==> flow/design.v <==
module RegFile(  
   input clk,
   input reset,
   input [3:0] A1,
   input [3:0] A2,
   input [3:0] A3,    
   input [31:0] WD3,  
   input RegWrite,    
   input [31:0] PCPlus8,    
   output [31:0] RD1,    
   output [31:0] RD2    
   );
   reg[31:0] R[15:0]; 
   integer i;
   always @ (posedge clk or posedge reset)
   begin   
         if (reset) 
         begin
            for (i=0; i<16 ;i=i+1)
            begin
				R[i] <= 32'b0;
            end
         end
         else 
         begin         
            if(RegWrite == 1'b1) begin  
               R[A3] <= WD3;
            end
            R[15] <= PCPlus8;
         end
   end
   assign RD1 = R[A1];
   assign RD2 = R[A2];
endmodule
== Step by step through the tools: RegFile ==
Tool output for the design above, in the order of the flow.
Line numbers count from 1 in the design file above.
A cell with - has no value.

* Design top: RegFile
* Clock port: clk
* Cell library: sky130hd
* Corner: tt_025C_1v80

== Word-level counts ==
Yosys after proc, flatten, opt, wreduce and memory -nomap, before mapping. Enables and synchronous resets that opt folds into registers are not counted as muxes. Print and check cells are not counted. Equal cells are merged and count once.

* Cells after elaboration: 80
* Input bits: 79
* Output and inout port bits: 64
* Flip-flop bits (word level): 512

* Equal/unequal tests: 44
* Reduce/logical cells: 18
* Muxes and demuxes: 2

{| class="wikitable"
|+ Operators with widths
! operator !! count
|-
| 32-bit case mux with 16-bit select || 2
|-
| 4-bit == test with constant B || 23
|-
| 4-bit by 3-bit == test with 1-bit output with constant B || 12
|-
| 2-bit AND reduction || 15
|-
| 4-bit by 2-bit == test with 1-bit output with constant B || 6
|-
| 4-bit by 1-bit == test with 1-bit output with constant B || 3
|-
| 4-bit logical NOT || 3
|}

== Longest topological paths ==
Depth = most cells in a row (Yosys ltp): at word level without a register or memory, in the mapped netlist without a sequential cell, where the memories' decode and read muxes count.

* Word-level depth: 2
* ABC_AREA: 0
* Depth in mapped cells: 9
* Depth with buffers taken out: 5

== Mapped cells and area ==
Source: synth_stat.txt of the flow (Yosys; design flattened, memories mapped). It holds for the ABC_AREA given above (unset counts as 0); a run with the other value may have another netlist.

* Buffer cells: 230
* Mapped flip-flops: 512
* Standard cells after synthesis: 2,332
* Synthesis area: 0.0270872 mm^2
* Area of sequential cells: 0.0128123 mm^2

{| class="wikitable"
|+ Cells by type
! cell type !! count !! area in all (um^2)
|-
| sky130_fd_sc_hd__dfrtp_1 || 512 || 1.28E+04
|-
| sky130_fd_sc_hd__mux2_2 || 496 || 5.59E+03
|-
| sky130_fd_sc_hd__a22oi_1 || 136 || 1.02E+03
|-
| sky130_fd_sc_hd__mux2i_1 || 94 || 940.902
|-
| sky130_fd_sc_hd__a22o_1 || 83 || 726.947
|-
| sky130_fd_sc_hd__buf_2 || 106 || 530.509
|-
| sky130_fd_sc_hd__mux2_1 || 43 || 484.214
|-
| sky130_fd_sc_hd__o22ai_1 || 75 || 469.2
|-
| sky130_fd_sc_hd__a21oi_1 || 90 || 450.432
|-
| sky130_fd_sc_hd__nor2_1 || 102 || 382.867
|-
| sky130_fd_sc_hd__clkbuf_1 || 92 || 345.331
|-
| sky130_fd_sc_hd__a222oi_1 || 32 || 320.307
|-
| sky130_fd_sc_hd__nand2_1 || 82 || 307.795
|-
| sky130_fd_sc_hd__a31oi_1 || 49 || 306.544
|-
| sky130_fd_sc_hd__nor2b_1 || 47 || 294.032
|-
| sky130_fd_sc_hd__o221ai_1 || 25 || 218.96
|-
| sky130_fd_sc_hd__o21ai_0 || 41 || 205.197
|-
| sky130_fd_sc_hd__a221oi_1 || 19 || 166.41
|}

Other cell types: 41; their cells: 208.

== Path before layout ==
Source: OpenSTA report_checks on the synthesized netlist (no wires, ideal clock, input and output delay 20% of the period each), path of least setup slack; recovery checks are left aside. Register names are those of the netlist, which keeps one name where synthesis merged equal registers.

* Path kind: input to output
* Start point: input port A2[1]
* End point: output port RD2[19]
* Arrival: 2.536 ns
* Buffers on the path: 3
* External output delay: 1.200 ns
* Delay of the path: 1.336 ns
* Launch time at the first pin: 1.200 ns
* Required time: 4.800 ns
* Path slack: 2.264 ns
* Driving pins on the path: 6
* Period: 6.0 ns
* Input delay: 1.200 ns
* Synthesis period reached: 3.736 ns

"delay of the path" = arrival - input delay + setup time.
A path that ends at an output port has no setup time.
"driving pins on the path": output pins that drive a net of the path, with the launching flip-flop's if there is one; two outputs of one cell count as two.
"synthesis period reached" is the clock period less the worst setup slack; recovery checks do not enter. This is arithmetic on one report: input and output delays are still those of the set period (20% each).
The rows between start and end are the longest chain of elaborated cells between them; the timing report does not say that the signal goes this way. Where chains are equally long, one stands for them.
Each line given opens the expression or statement behind the cell; cells for indexed reads and writes are added by Yosys, which also makes memories of some case tables.

* Cell sequence: sky130_fd_sc_hd__buf_6 > sky130_fd_sc_hd__buf_4 > sky130_fd_sc_hd__clkbuf_1 > sky130_fd_sc_hd__mux2_2 > sky130_fd_sc_hd__a222oi_1 > sky130_fd_sc_hd__a31oi_1
* Length of the longest elaborated chain: 2
* Elaborated cells on any way between the ends: 17
* Source lines of those cells: 1
* Classes of those cells: 15 x eq/ne; 1 x mux; 1 x reduce/logical

{| class="wikitable"
|+ RTL lines, path after synthesis
! element !! RTL line !! RTL
|-
| start, declared || 5 || <nowiki>input [3:0] A2,</nowiki>
|-
| 4-bit == test || 33 || <nowiki>assign RD2 = R[A2];</nowiki>
|-
| 32-bit case mux with 16-bit select || 33 ||
|-
| end, declared || 11 || <nowiki>output [31:0] RD2</nowiki>
|}

== Path in the finished layout ==
Path of least setup slack in the final report of run B (OpenROAD, finished layout, wires in). Where an end is a register, its clock arrival counts in the times.

* Path kind: input to output
* Start point: input port A1[0]
* End point: output port RD1[3]
* Input delay: 0.82 ns
* Period: 4.11 ns
* Driving pins on the path: 8
* Launch time at the first pin: 0.82 ns
* External output delay: 0.82 ns
* Required time: 3.29 ns
* Buffers on the path: 4
* Path slack: -0.09 ns
* Arrival: 3.38 ns

The rows between start and end are the longest chain of elaborated cells between them; the timing report does not say that the signal goes this way. Where chains are equally long, one stands for them.

* Cell sequence: sky130_fd_sc_hd__buf_2 > sky130_fd_sc_hd__buf_2 > sky130_fd_sc_hd__buf_4 > sky130_fd_sc_hd__nand2_1 > sky130_fd_sc_hd__o2bb2ai_1 > sky130_fd_sc_hd__a211oi_1 > sky130_fd_sc_hd__a31oi_1 > sky130_fd_sc_hd__clkdlybuf4s50_1
* Length of the longest elaborated chain: 2
* Elaborated cells on any way between the ends: 17
* Source lines of those cells: 1
* Classes of those cells: 15 x eq/ne; 1 x mux; 1 x reduce/logical

{| class="wikitable"
|+ RTL lines, path post-layout
! element !! RTL line !! RTL
|-
| start, declared || 4 || <nowiki>input [3:0] A1,</nowiki>
|-
| 4-bit == test || 32 || <nowiki>assign RD1 = R[A1];</nowiki>
|-
| 32-bit case mux with 16-bit select || 32 ||
|-
| end, declared || 10 || <nowiki>output [31:0] RD1,</nowiki>
|}

Data sheet: physical implementation of RegFile

Measured results for RegFile: 4 stored runs of the Yosys and OpenROAD flow on sky130hd. The settings differ; the order carries no meaning. The constraints put input and output delay at 20% of the set period each and load the outputs with 0.01 pF.
By "critical path time" is meant the share of the clock period that the worst setup path is allowed (20% is reserved at inputs, 20% at outputs), minus its slack. Clock arrival times at its registers enter into it.
"power consumption": no workload was simulated; the value follows from the tool's default switching activity.

=== Run A ===
{| class="wikitable"
! Setting !! Value
|-
| ABC_AREA || 1
|-
| CAP_MARGIN || 35
|-
| CELL_PAD_IN_SITES_DETAIL_PLACEMENT || 2
|-
| CELL_PAD_IN_SITES_GLOBAL_PLACEMENT || 0
|-
| CORE_MARGIN || 5
|-
| CORE_UTILIZATION || 39
|-
| CTS_CLUSTER_DIAMETER || 51
|-
| GPL_TIMING_DRIVEN || 0
|-
| HOLD_SLACK_MARGIN || 0.11
|-
| PLACE_DENSITY_LB_ADDON || 0.09
|-
| SLEW_MARGIN || 30
|-
| TNS_END_PERCENT || 40
|-
| period_ns || 4.11
|}
Did not finish, routing stopped with GRT-0232.

=== Run B ===
{| class="wikitable"
! Setting !! Value
|-
| CAP_MARGIN || 35
|-
| CELL_PAD_IN_SITES_GLOBAL_PLACEMENT || 0
|-
| CORE_MARGIN || 5
|-
| CORE_UTILIZATION || 39
|-
| CTS_CLUSTER_DIAMETER || 218
|-
| GPL_TIMING_DRIVEN || 0
|-
| HOLD_SLACK_MARGIN || 0.11
|-
| PLACE_DENSITY_LB_ADDON || 0.09
|-
| SLEW_MARGIN || 30
|-
| TNS_END_PERCENT || 40
|-
| period_ns || 4.11
|-
! Result !! Value
|-
| Setup slack of the critical path || -0.091 ns
|-
| Critical path time || 2.56 ns
|-
| Class of the worst setup path || input to output
|-
| Summed negative setup slack || -0.282 ns
|-
| Standard-cell area after layout || 0.0336685 mm^2
|-
| Post-synthesis cell area || 0.0270872 mm^2
|-
| Overall die area || 0.0748241 mm^2
|-
| Power consumption || 0.016639 W
|}

=== Run C ===
{| class="wikitable"
! Setting !! Value
|-
| CORE_UTILIZATION || 58
|-
| period_ns || 5.61
|-
| CAP_MARGIN || 20
|-
| CORE_MARGIN || 2
|-
| SLEW_MARGIN || 20
|-
! Result !! Value
|-
| Setup slack of the critical path || 0.586 ns
|-
| Critical path time || 2.78 ns
|-
| Class of the worst setup path || input to output
|-
| Summed negative setup slack || 0.000 ns
|-
| Standard-cell area after layout || 0.0309672 mm^2
|-
| Post-synthesis cell area || 0.0270872 mm^2
|-
| Overall die area || 0.0484462 mm^2
|-
| Power consumption || 0.011285 W
|}

=== Run D ===
{| class="wikitable"
! Setting !! Value
|-
| ABC_AREA || 0
|-
| CELL_PAD_IN_SITES_DETAIL_PLACEMENT || 1
|-
| CORE_MARGIN || 4
|-
| CORE_UTILIZATION || 30
|-
| CTS_CLUSTER_SIZE || 52
|-
| PLACE_DENSITY_LB_ADDON || 0.07
|-
| SETUP_SLACK_MARGIN || 0.87
|-
| period_ns || 5.98
|-
| CAP_MARGIN || 20
|-
| SLEW_MARGIN || 20
|-
! Result !! Value
|-
| Setup slack of the critical path || 0.860 ns
|-
| Critical path time || 2.73 ns
|-
| Class of the worst setup path || input to output
|-
| Summed negative setup slack || 0.000 ns
|-
| Standard-cell area after layout || 0.0323185 mm^2
|-
| Post-synthesis cell area || 0.0270872 mm^2
|-
| Overall die area || 0.095163 mm^2
|-
| Power consumption || 0.011353 W
|}
